==> flow/design.v <==
`timescale 1ns/10ps
module  CONV(
	input				clk,
	input				reset,
	output logic		busy,	
	input				ready,	
	output logic [13:0]	iaddr,
	input  		 [7:0]	idata,	
	output logic		ioe,
	output logic		wen_L0,
	output logic		oe_L0,
	output logic [13:0]	addr_L0,
	output logic [11:0] w_data_L0,
	input  		 [11:0] r_data_L0,
	output logic 		wen_L1,
	output logic		oe_L1,
	output logic [11:0]	addr_L1,
	output logic [11:0]	w_data_L1,
	input  		 [11:0]	r_data_L1,
	output logic		oe_weight,
	output logic [15:0]	addr_weight,
	input  logic signed  [7:0]  r_data_weight,
	output logic		wen_L2,
	output logic [3:0]	addr_L2,
	output logic [31:0]	w_data_L2
	);
reg [1:0] fully_flag;
reg[3:0] i0,i4,i5,i6;
reg [3:0] state,next_state;
reg [11:0] data [0:8];
reg [15:0] zero_index,addr_index0,addr_index1,addr_index2,addr_index3,addr_index4,L0_index;
reg signed [31:0] data_fully;
parameter INIT=4'd0,ADDR1=4'd1,WAIT1=4'd2,DATA_i0=4'd3,LAYER0=4'd4,ADDR2=4'd5,LAYER1=4'd6,
		  LAYER1_1=4'd7,ADDR3=4'd8,WAIT3=4'd9,LAYER2=4'd10,LAYER2_1=4'd11,FINI=4'd12;
always @(posedge clk or posedge reset ) begin
  if(reset) state<=INIT;
  else state<=next_state;
end
always @(*) begin
	case (state)
		INIT:begin
			next_state=(ready)?ADDR1:INIT;	
		end 
		ADDR1:begin
			next_state=WAIT1;
		end
		WAIT1:begin
			next_state=(fully_flag==0)?DATA_i0:(fully_flag==1)?LAYER1:LAYER2;		   
		end
		DATA_i0:begin
			next_state=(i0>=8&&zero_index==0||i0>=7&&zero_index==127||i0>=5&&zero_index==16510||
			            i0>=4&&zero_index==16637||i0>=8&&zero_index%130==0&&zero_index!=0&&zero_index!=16510||
						i5>=7&&zero_index%130==127&&zero_index!=127&&zero_index!=16637||
						i6>=8&&zero_index>0&&zero_index<127||i4>=5&&zero_index>16510&&zero_index<16637||i4>=8)?LAYER0:ADDR1;	
		end
		LAYER0:begin
			next_state=(L0_index>=16383)?ADDR2:ADDR1;
		end
		ADDR2:begin
			next_state=WAIT1;
		end
		LAYER1:begin
			next_state=(i0>=3)?LAYER1_1:ADDR2;
		end
		LAYER1_1:begin
			next_state=(addr_index1>=4095)?ADDR3:ADDR2;
		end
		ADDR3:begin
			next_state=WAIT1;
		end
		LAYER2:begin
			next_state=(addr_index2>=4095)?LAYER2_1:ADDR3;
		end
		LAYER2_1:begin
			next_state=(addr_index4>=9)?FINI:ADDR3;
		end
		FINI:begin
			next_state=INIT;
		end
		default: next_state=INIT;
	endcase
end
always @(posedge clk) begin
	case (state)
		INIT:begin
			zero_index<=16'h0;
			i0<=4'h4;
			i4<=4'h0;
			i5<=4'h0;
			i6<=4'h3;
			addr_index0<=0;
			addr_index1<=126;
			addr_index2<=0;
			addr_index3<=16128;
			addr_index4<=0;
			L0_index<=0;
			wen_L0<=0;
			ioe<=0;
			busy<=0;
			data_fully<=0;
			fully_flag<=0;
			wen_L1<=0;
			wen_L2<=0;
			oe_L0<=0;
			oe_L1<=0;
			oe_weight<=0;
		end 
		ADDR1:begin
			wen_L0<=0;
            ioe<=1;
			if (zero_index==0) begin
				if (i0==4) iaddr<=14'h0;
				else if (i0==5) iaddr<=14'h1; 
				else if (i0==7) iaddr<=14'h80;
				else iaddr<=14'h81;	
			end
			else if (zero_index==127) begin
				if (i0==3) iaddr<=14'h7E;
				else if (i0==4) iaddr<=14'h7F; 
				else if (i0==6) iaddr<=14'hFE;
				else iaddr<=14'hFF;	
			end
			else if (zero_index==16510) begin
				if (i0==1) iaddr<=14'h3F00;
				else if (i0==2) iaddr<=14'h3F01; 
				else if (i0==4) iaddr<=14'h3F80;
				else iaddr<=14'h3F81;		
			end
			else if (zero_index==16637) begin
				if (i0==0) iaddr<=14'h3F7E;
				else if (i0==1) iaddr<=14'h3F7F; 
				else if (i0==3) iaddr<=14'h3FFE;
				else iaddr<=14'h3FFF;		
			end
			else if (zero_index%130==0&&zero_index!=0&&zero_index!=16510) begin
				if (i0==1) iaddr<=addr_index0;
				else if (i0==2) iaddr<=addr_index0+1; 
				else if (i0==4) iaddr<=addr_index0+128;
				else if (i0==5) iaddr<=addr_index0+129;
				else if (i0==7) iaddr<=addr_index0+256;
				else iaddr<=addr_index0+257;
			end
			else if (zero_index%130==127&&zero_index!=127&&zero_index!=16637) begin
				if (i5==0) iaddr<=addr_index1;
				else if (i5==1) iaddr<=addr_index1+1; 
				else if (i5==3) iaddr<=addr_index1+128;
				else if (i5==4) iaddr<=addr_index1+129;
				else if (i5==6) iaddr<=addr_index1+256;
				else iaddr<=addr_index1+257;	
			end
			else if (zero_index>0&&zero_index<127) begin
				if (i6==3) iaddr<=addr_index2;
				else if (i6==4) iaddr<=addr_index2+1; 
				else if (i6==5) iaddr<=addr_index2+2;
				else if (i6==6) iaddr<=addr_index2+128;
				else if (i6==7) iaddr<=addr_index2+129;
				else iaddr<=addr_index2+130;	
			end
			else if (zero_index>16510&&zero_index<16637) begin
				if (i4==0) iaddr<=addr_index3;
				else if (i4==1) iaddr<=addr_index3+1; 
				else if (i4==2) iaddr<=addr_index3+2;
				else if (i4==3) iaddr<=addr_index3+128;
				else if (i4==4) iaddr<=addr_index3+129;
				else iaddr<=addr_index3+130;
			end
			else begin
				if (i4==0) iaddr<=addr_index4;
				else if (i4==1) iaddr<=addr_index4+1; 
				else if (i4==2) iaddr<=addr_index4+2;
				else if (i4==3) iaddr<=addr_index4+128;
				else if (i4==4) iaddr<=addr_index4+129;
				else if (i4==5) iaddr<=addr_index4+130;
				else if (i4==6) iaddr<=addr_index4+256;
				else if (i4==7) iaddr<=addr_index4+257;
				else iaddr<=addr_index4+258;	
			end
		end
		DATA_i0:begin
			if (zero_index==0) begin
				data[0]<=8'h0;
			    data[1]<=8'h0;
			    data[2]<=8'h0;
			    data[3]<=8'h0;
			    data[6]<=8'h0;
                data[i0]<=idata;
			    i0<=(i0==5)?i0+2:i0+1;	
			end
			else if (zero_index==127) begin
				data[0]<=8'h0;
			    data[1]<=8'h0;
			    data[2]<=8'h0;
			    data[5]<=8'h0;
			    data[8]<=8'h0;
                data[i0]<=idata;
			    i0<=(i0==4)?i0+2:i0+1;		
			end
			else if (zero_index==16510) begin
			    data[0]<=8'h0;
			    data[3]<=8'h0;
			    data[6]<=8'h0;
			    data[7]<=8'h0;
			    data[8]<=8'h0;
                data[i0]<=idata;
			    i0<=(i0==2)?i0+2:i0+1;	
			end
			else if (zero_index==16637) begin
				data[2]<=8'h0;
			    data[5]<=8'h0;
			    data[6]<=8'h0;
			    data[7]<=8'h0;
			    data[8]<=8'h0;
                data[i0]<=idata;
			    i0<=(i0==1)?i0+2:i0+1;
			end
			else if (zero_index%130==0&&zero_index!=0&&zero_index!=16510) begin
			   data[0]<=8'h0;
               data[3]<=8'h0;
               data[6]<=8'h0;
               data[i0]<=idata;
               i0<=(i0%3==2)?i0+2:i0+1;	
			end
			else if (zero_index%130==127&&zero_index!=127&&zero_index!=16637) begin
			    data[2]<=8'h0;
			    data[5]<=8'h0;
			    data[8]<=8'h0;
			    data[i5]<=idata;
			    i5<=(i5%3==1)?i5+2:i5+1;
			end
			else if (zero_index>0&&zero_index<127) begin
				data[0]<=8'h0;
                data[1]<=8'h0;
                data[2]<=8'h0;
                data[i6]<=idata;
                i6<=i6+1;
			end
			else if ((zero_index>16510&&zero_index<16637)) begin
				data[6]<=8'h0;
			    data[7]<=8'h0;
			    data[8]<=8'h0;
			    data[i4]<=idata;
			    i4<=i4+1;
			end
			else begin
				data[i4]<=idata;
			    i4<=i4+1;
			end	
		end
		LAYER0:begin
			if (i0>=8&&zero_index==0) begin
				i0<=3;
				zero_index<=zero_index+1;
			end
			else if (i0>=7&&zero_index==127) begin
				i0<=1;
				zero_index<=zero_index+3;
			end
			else if (i0>=5&&zero_index==16510) begin
				i0<=0;
				zero_index<=zero_index+1;
			end
			else if (i0>=4&&zero_index==16637) begin
				i0<=0;
				zero_index<=zero_index+1;
				addr_index0<=0;
				addr_index1<=0;
				addr_index2<=0;
				addr_index3<=0;
				addr_index4<=0;
			end
			else if (i0>=8&&zero_index%130==0&&zero_index!=0&&zero_index!=16510) begin
				i0<=0;
				zero_index<=zero_index+1;
				addr_index0<=addr_index0+128;
			end
			else if (i5>=7&&zero_index%130==127&&zero_index!=127&&zero_index!=16637) begin
				i5<=0;
				zero_index<=zero_index+3;
				addr_index1<=addr_index1+128;
			end
			else if (i6>=8&&zero_index>0&&zero_index<127) begin
				i6<=0;
				zero_index<=zero_index+1;
				addr_index2<=addr_index2+1;
			end
			else if (i4>=5&&zero_index>16510&&zero_index<16637) begin
				i4<=0;
				zero_index<=zero_index+1;
				addr_index3<=addr_index3+1;
			end
			else begin
				i4<=0;
				zero_index<=zero_index+1;
				addr_index4<=(addr_index4%128==125)?addr_index4+3:addr_index4+1;
			end
		    ioe<=0;
			wen_L0<=1;
			L0_index<=L0_index+1;
			addr_L0<=L0_index;
            w_data_L0<=($signed(-(data[0]<<1)+data[2]+data[4]+(data[5]<<1)+
                       data[6]+(data[7]<<1)-((data[8]<<1)+data[8]))>0)?$signed(-(data[0]<<1)+data[2]+data[4]+(data[5]<<1)+
                       data[6]+(data[7]<<1)-((data[8]<<1)+data[8])):0;
		end
        ADDR2:begin
			fully_flag<=1;
			wen_L0<=0;
			wen_L1<=0;
			oe_L0<=1;
			if(i0==0) addr_L0<=addr_index0;
			else if (i0==1) addr_L0<=addr_index0+1;
			else if (i0==2) addr_L0<=addr_index0+128;
            else addr_L0<=addr_index0+129;			
		end
		LAYER1:begin
			data[i0]<=r_data_L0;
			i0<=i0+1;
		end
		LAYER1_1:begin
			i0<=0;
			addr_index0<=(addr_index0%128==126)?addr_index0+130:addr_index0+2;
            wen_L1<=1;
			oe_L0<=0;
			addr_L1<=addr_index1;
			addr_index1<=addr_index1+1;
			w_data_L1<=(data[0]>=data[1]&&data[0]>=data[2]&&data[0]>=data[3])?data[0]:
			           (data[1]>=data[2]&&data[1]>=data[3]&&data[1]>=data[0])?data[1]:
					   (data[2]>=data[3]&&data[2]>=data[1]&&data[2]>=data[0])?data[2]:
					   (data[3]>=data[0]&&data[3]>=data[2]&&data[3]>=data[1])?data[3]:0;
		end
		ADDR3:begin
			fully_flag<=2;
			wen_L1<=0;
			wen_L2<=0;
			oe_L1<=1;
			oe_weight<=1;
			addr_L1<=addr_index2;
            addr_weight<=addr_index3;
		end
		LAYER2:begin
			data_fully<=$signed(r_data_L1)*r_data_weight+data_fully;
			addr_index2<=addr_index2+1;
			addr_index3<=addr_index3+1;
		end
		LAYER2_1:begin
			addr_index2<=0;
			oe_L1<=0;
			oe_weight<=0;
			wen_L2<=1;
			addr_L2<=addr_index4;
			w_data_L2<=(data_fully>0)?data_fully:data_fully>>>16;
			addr_index4<=addr_index4+1;
			data_fully<=32'b0;
		end
		FINI:begin
			busy<=1;
		end
		default; 
	endcase
end
endmodule
-- Reports on CONV
Tool output for the design above, in the order of the flow.
Lines are those of the file above, counted from 1.
Cell names lack the library's common part.
A cell with - has no value.
- design top: CONV
- clock: clk
- library: sky130hd
- library corner: tt_025C_1v80

-- Elaborated design
Counts by Yosys on the flattened word-level netlist (proc, flatten, opt, wreduce; memories kept). Register bits leave out memories and registers merged into their read ports (data or address). Print and check cells are left out.
Memory sizes are those after Yosys's memory passes, which may raise the word count (mostly to a power of two), join words into wider ones and drop unused or constant bits.
- noted memory bits (writable): 192
- noted cells after elaboration: 744
- memories kept at 1
- noted input port bits: 43
- register bits after elaboration: 289
- output and inout bits at 124
- $mul at 1
- reduce/logical cells: 82
- noted multiplexer cells: 339
- bitwise operators at 106
- noted equality and inequality tests: 103
- divide/modulo/power cells at 3
- order comparisons at 31
- add/sub/neg operators: 49
- memory list (memory ; depth ; width ; RTL line ; RTL):
    data ; 16 ; 12 ; 30 ; reg [11:0] data [0:8];
- operator list (kind ; number):
    two-way mux 12 bit ; 80
    two-way mux 16 bit ; 42
    two-way mux 14 bit ; 39
    two-way mux 4 bit ; 77
    modulo 16 x 8 -> 32 bit with constant B ; 1
    parallel mux 16 bit (select 3 bit) ; 5
    OR reduction 192 bit ; 1
    two-way mux 192 bit ; 1
    multiplier 12 x 8 -> 20 bit ; 1
    adder 14 x 8 -> 14 bit with constant B ; 11
    >= comparator 12 bit ; 12
    modulo 4 x 2 -> 32 bit with constant B ; 2
    equality test 4 bit with constant A ; 29
    adder 14 x 9 -> 14 bit with constant B ; 7
    adder 16 x 1 -> 16 bit with constant B ; 6
    adder 12 bit ; 6
    equality test 4 x 3 -> 1 bit with constant B ; 18
    parallel mux 32 bit (select 2 bit) ; 1
    parallel mux 16 bit (select 2 bit) ; 2
    two-way mux 8 bit ; 8
    two-way mux 1 bit ; 62
    AND 1 bit ; 48
    adder 16 x 2 -> 16 bit with constant B ; 3
    adder 16 x 8 -> 16 bit with constant B ; 3
    adder 14 x 2 -> 14 bit with constant B ; 3
    OR reduction 12 bit ; 3
    inequality test 2 bit with constant B ; 18
    parallel mux 4 bit (select 9 bit) ; 1
Not listed: further kinds 64, cells in them 224.

-- Longest topological paths
Depth = most cells in a row (Yosys ltp): at word level without a register or memory, in the mapped netlist without a sequential cell, where the memories' decode and read muxes count.
- depth after elaboration: 17
- noted ABC_AREA: 0
- mapped depth: 57
- noted depth with buffers taken out: 48

-- Netlist
Yosys stat after the flow's synthesis: flattened, memories mapped to cells. It holds for the ABC_AREA given above (unset counts as 0); a run with the other value may have another netlist.
Totals and module areas in this step are rounded.
- cells by type (type ; number ; total area (µm²)):
    edfxtp_1 ; 316 ; 9.49E+03
    fa_1 ; 208 ; 4.16E+03
    ha_1 ; 218 ; 2.73E+03
    a21oi_1 ; 298 ; 1491.43
    dfxtp_1 ; 72 ; 1.44E+03
    nor2_1 ; 377 ; 1.42E+03
    inv_1 ; 367 ; 1.38E+03
    xnor2_1 ; 143 ; 1.25E+03
    nand2_1 ; 310 ; 1.16E+03
    o21ai_0 ; 204 ; 1.02E+03
    nand3_1 ; 149 ; 745.715
    xor2_1 ; 78 ; 683.155
    clkbuf_1 ; 172 ; 645.619
    nand2b_1 ; 86 ; 538.016
    and2_1 ; 69 ; 431.664
    nor3_1 ; 78 ; 390.374
    mux2_2 ; 34 ; 382.867
    o211ai_1 ; 47 ; 352.838
Other cell types: 99; their cells: 844.
- noted flip-flop cells: 400
- mapped area at 36400 µm²
- mapped cells: 4070
- buffer cells at 203
- sequential part of the area at 11200 µm²

-- Timing after synthesis
Path of least setup slack by OpenSTA after synthesis, without wires, with an ideal clock, recovery checks aside; 20% of the period is set as input and as output delay. Where synthesis merged equal registers, the netlist keeps one of their names.
- path type: register to register
- start: register zero_index[12]
- end: register i0[0]
- path delay at 12.534 ns
- data required time: 12.728 ns
- time at the first pin: 0.000 ns
- noted library setup time: 0.272 ns
- path buffers at 7
- stages on the path: 51
- period at 13.0 ns
- data arrival time: 12.262 ns
- noted slack: 0.467 ns
- synthesis period reached: 12.533 ns
"path delay" = arrival - input delay + setup time.
"stages on the path": output pins that drive a net of the path, with the launching flip-flop's if there is one; two outputs of one cell count as two.
"synthesis period reached" is the clock period less the worst setup slack; recovery checks do not enter. This is arithmetic on one report: input and output delays are still those of the set period (20% each).
The rows between start and end are the longest chain of elaborated cells between them; the timing report does not say that the signal goes this way. Where chains are equally long, one stands for them.
A line is the first line of the expression or statement that the cell stems from. Yosys adds cells for indexed reads and writes and turns some case tables into memories.
A register here has more assigning lines than the two given.
The path ends at the data pin of a flip-flop with enable; ways to the enable are not counted.
- path through: edfxtp_1 > clkbuf_1 > or3_1 > nor2_1 > nand2_1 > ha_1 > nand2b_1 > a22oi_1 > a21oi_1 > maj3_1 > a22oi_2 > nor3_1 > xnor2_1 > nor4b_1 > or2_1 > clkbuf_1 > a21oi_2 > o31a_1 > [... 15 more ...] > nand2_2 > buf_2 > clkbuf_1 > buf_1 > o21ai_0 > ha_1 > ha_1 > inv_1 > o21ai_1 > a21oi_1 > mux2i_1 > o21ai_0 > ha_1 > a21oi_1 > nand4b_1 > a211oi_2 > a2111oi_0 > or4_1
- cells in the longest elaborated chain at 11
- elaborated cells between the ends (all ways): 28
- classes of those cells: div (1); eq/ne (4); mux (11); reduce/logical (12)
- ends and longest elaborated chain, post-synthesis (element ; RTL line ; RTL):
    start: declaration ; 31 ; reg [15:0] zero_index,addr_index0,addr_index1,addr_index2,addr_index3,addr_index4,L0_index;
    start: assignment ; 252 ; zero_index<=zero_index+1;
    start: assignment ; 256 ; zero_index<=zero_index+3;
    modulo 16 x 8 -> 32 bit ; 271 ; else if (i0>=8&&zero_index%130==0&&zero_index!=0&&zero_index!=16510) begin
    zero test 32 bit ; 271 ;
    logical AND 1 bit (3 in a row) ; 271 ;
    two-way mux 4 bit ; 271 ;
    two-way mux 4 bit ; 262 ; else if (i0>=4&&zero_index==16637) begin
    two-way mux 4 bit ; 258 ; else if (i0>=5&&zero_index==16510) begin
    two-way mux 4 bit ; 254 ; else if (i0>=7&&zero_index==127) begin
    two-way mux 4 bit ; 250 ; if (i0>=8&&zero_index==0) begin
    parallel mux 4 bit (select 5 bit) ; 84 ; case (state)
    end: assignment ; 187 ; i0<=(i0==5)?i0+2:i0+1;
    end: assignment ; 196 ; i0<=(i0==4)?i0+2:i0+1;
    end: declaration ; 28 ; reg[3:0] i0,i4,i5,i6;

-- Worst path after layout
From the final timing report of flow run 3: the path of least setup slack in the routed layout; clock arrival at registers is part of the times.
- path type: register to register
- start: register zero_index[14]
- end: register i0[0]
- stages on the path: 44
- data arrival time: 12.18 ns
- time at the first pin: 0.62 ns
- noted slack: 0.58 ns
- noted library setup time: 0.26 ns
- period at 12.4 ns
- path buffers at 4
- data required time: 12.76 ns
The rows between start and end are the longest chain of elaborated cells between them; the timing report does not say that the signal goes this way. Where chains are equally long, one stands for them.
A register here has more assigning lines than the two given.
The path ends at the data pin of a flip-flop with enable; ways to the enable are not counted.
- path through: edfxtp_1 > or3_1 > nor2_1 > nand2_1 > ha_1 > nand2b_1 > a22o_2 > nor2_1 > a211oi_1 > a22o_4 > or4_4 > nor3_4 > o221ai_1 > or3_4 > buf_4 > a21oi_4 > or2_4 > nor2_1 > [... 8 more ...] > or3_1 > or4_1 > a221o_1 > a2111oi_4 > nand2_2 > buf_6 > mux2i_2 > ha_2 > inv_1 > o21ai_1 > buf_4 > nor2_1 > mux2i_1 > a21oi_4 > a21o_1 > a211oi_4 > a2111oi_1 > or4_1
- cells in the longest elaborated chain at 11
- elaborated cells between the ends (all ways): 28
- classes of those cells: div (1); eq/ne (4); mux (11); reduce/logical (12)
- ends and longest elaborated chain, after layout (element ; RTL line ; RTL):
    start: declaration ; 31 ; reg [15:0] zero_index,addr_index0,addr_index1,addr_index2,addr_index3,addr_index4,L0_index;
    start: assignment ; 252 ; zero_index<=zero_index+1;
    start: assignment ; 256 ; zero_index<=zero_index+3;
    modulo 16 x 8 -> 32 bit ; 271 ; else if (i0>=8&&zero_index%130==0&&zero_index!=0&&zero_index!=16510) begin
    zero test 32 bit ; 271 ;
    logical AND 1 bit (3 in a row) ; 271 ;
    two-way mux 4 bit ; 271 ;
    two-way mux 4 bit ; 262 ; else if (i0>=4&&zero_index==16637) begin
    two-way mux 4 bit ; 258 ; else if (i0>=5&&zero_index==16510) begin
    two-way mux 4 bit ; 254 ; else if (i0>=7&&zero_index==127) begin
    two-way mux 4 bit ; 250 ; if (i0>=8&&zero_index==0) begin
    parallel mux 4 bit (select 5 bit) ; 84 ; case (state)
    end: assignment ; 187 ; i0<=(i0==5)?i0+2:i0+1;
    end: assignment ; 196 ; i0<=(i0==4)?i0+2:i0+1;
    end: declaration ; 28 ; reg[3:0] i0,i4,i5,i6;

Add stored flow runs of CONV

Flow measurements of CONV on sky130hd: 6 stored runs with different settings, listed in no order. Input and output delays are each 20% of the period that was set; the output load is 0.01 pF.
"worst setup path time": the worst setup path's part of the clock period (all of it between registers, 20% less for each end at a port) less its slack. A launch clock that arrives late makes it longer, a capture clock that arrives late makes it shorter.
"total power after layout" is the tool's figure for a default switching activity; nothing was simulated.
Measured values are rounded.

Flow run 1
Settings were ABC_AREA = 1; CAP_MARGIN = 20; CELL_PAD_IN_SITES_DETAIL_PLACEMENT = 2; CELL_PAD_IN_SITES_GLOBAL_PLACEMENT = 1; CORE_ASPECT_RATIO = 0.54; CORE_MARGIN = 3; CORE_UTILIZATION = 51; CTS_CLUSTER_DIAMETER = 169; CTS_CLUSTER_SIZE = 88; GPL_ROUTABILITY_DRIVEN = 1; GPL_TIMING_DRIVEN = 0; MIN_ROUTING_LAYER = met1; PLACE_DENSITY_LB_ADDON = 0.16; period_ns = 18.9; SLEW_MARGIN = 20
- unfinished; error DPL-0033 in placement

Flow run 2
Settings were ABC_AREA = 1; CAP_MARGIN = 5; CELL_PAD_IN_SITES_DETAIL_PLACEMENT = 2; CELL_PAD_IN_SITES_GLOBAL_PLACEMENT = 1; CORE_ASPECT_RATIO = 0.54; CORE_MARGIN = 3; CORE_UTILIZATION = 51; CTS_CLUSTER_DIAMETER = 169; CTS_CLUSTER_SIZE = 88; GPL_ROUTABILITY_DRIVEN = 1; GPL_TIMING_DRIVEN = 0; HOLD_SLACK_MARGIN = 0.04; MIN_ROUTING_LAYER = met1; PLACE_DENSITY_LB_ADDON = 0.16; period_ns = 13.0; SLEW_MARGIN = 20
- unfinished; error DPL-0033 in placement

Flow run 3
Settings were CORE_UTILIZATION = 40; period_ns = 12.4; CAP_MARGIN = 20; CORE_MARGIN = 2; SLEW_MARGIN = 20
- smallest setup slack at 0.584 ns
- chip area after synthesis (Yosys): 36,400 µm²
- area of the die: 93,400 µm²
- final design utilization at 45.9 %
- total power after layout: 4,440 µW
- noted the worst setup path time: 11.82 ns
- critical path type: register to register
- noted the worst hold slack in the final report: 0.450 ns

Flow run 4
Settings were CORE_UTILIZATION = 39; CTS_CLUSTER_DIAMETER = 24; CTS_CLUSTER_SIZE = 39; MAX_ROUTING_LAYER = met4; MIN_ROUTING_LAYER = met1; PLACE_DENSITY_LB_ADDON = 0.28; SETUP_SLACK_MARGIN = 3.0; SLEW_MARGIN = 40; period_ns = 11.5; CAP_MARGIN = 20; CORE_MARGIN = 2
- smallest setup slack at 0.402 ns
- chip area after synthesis (Yosys): 36,400 µm²
- area of the die: 95,800 µm²
- final design utilization at 50.3 %
- total power after layout: 6,700 µW
- noted the worst setup path time: 11.10 ns
- critical path type: register to register
- noted the worst hold slack in the final report: 0.452 ns

Flow run 5
Settings were CAP_MARGIN = 15; CELL_PAD_IN_SITES_DETAIL_PLACEMENT = 0; CELL_PAD_IN_SITES_GLOBAL_PLACEMENT = 3; CORE_UTILIZATION = 39; CTS_CLUSTER_DIAMETER = 24; CTS_CLUSTER_SIZE = 39; GPL_ROUTABILITY_DRIVEN = 0; GPL_TIMING_DRIVEN = 0; MAX_ROUTING_LAYER = met4; MIN_ROUTING_LAYER = met1; PLACE_DENSITY_LB_ADDON = 0.28; SLEW_MARGIN = 25; period_ns = 9.29; CORE_MARGIN = 2
- smallest setup slack at -2.60 ns
- chip area after synthesis (Yosys): 36,400 µm²
- area of the die: 95,800 µm²
- final design utilization at 52.1 %
- total power after layout: 8,610 µW
- noted the worst setup path time: 11.89 ns
- critical path type: register to register
- noted the worst hold slack in the final report: 0.447 ns

Flow run 6
Settings were CELL_PAD_IN_SITES_DETAIL_PLACEMENT = 1; CELL_PAD_IN_SITES_GLOBAL_PLACEMENT = 1; CORE_MARGIN = 3; CORE_UTILIZATION = 40; CTS_CLUSTER_SIZE = 88; GPL_ROUTABILITY_DRIVEN = 1; GPL_TIMING_DRIVEN = 0; period_ns = 13.0; CAP_MARGIN = 20; SLEW_MARGIN = 20
- smallest setup slack at 0.512 ns
- chip area after synthesis (Yosys): 36,400 µm²
- area of the die: 94,600 µm²
- final design utilization at 47.2 %
- total power after layout: 4,420 µW
- noted the worst setup path time: 12.49 ns
- critical path type: register to register
- noted the worst hold slack in the final report: 0.441 ns
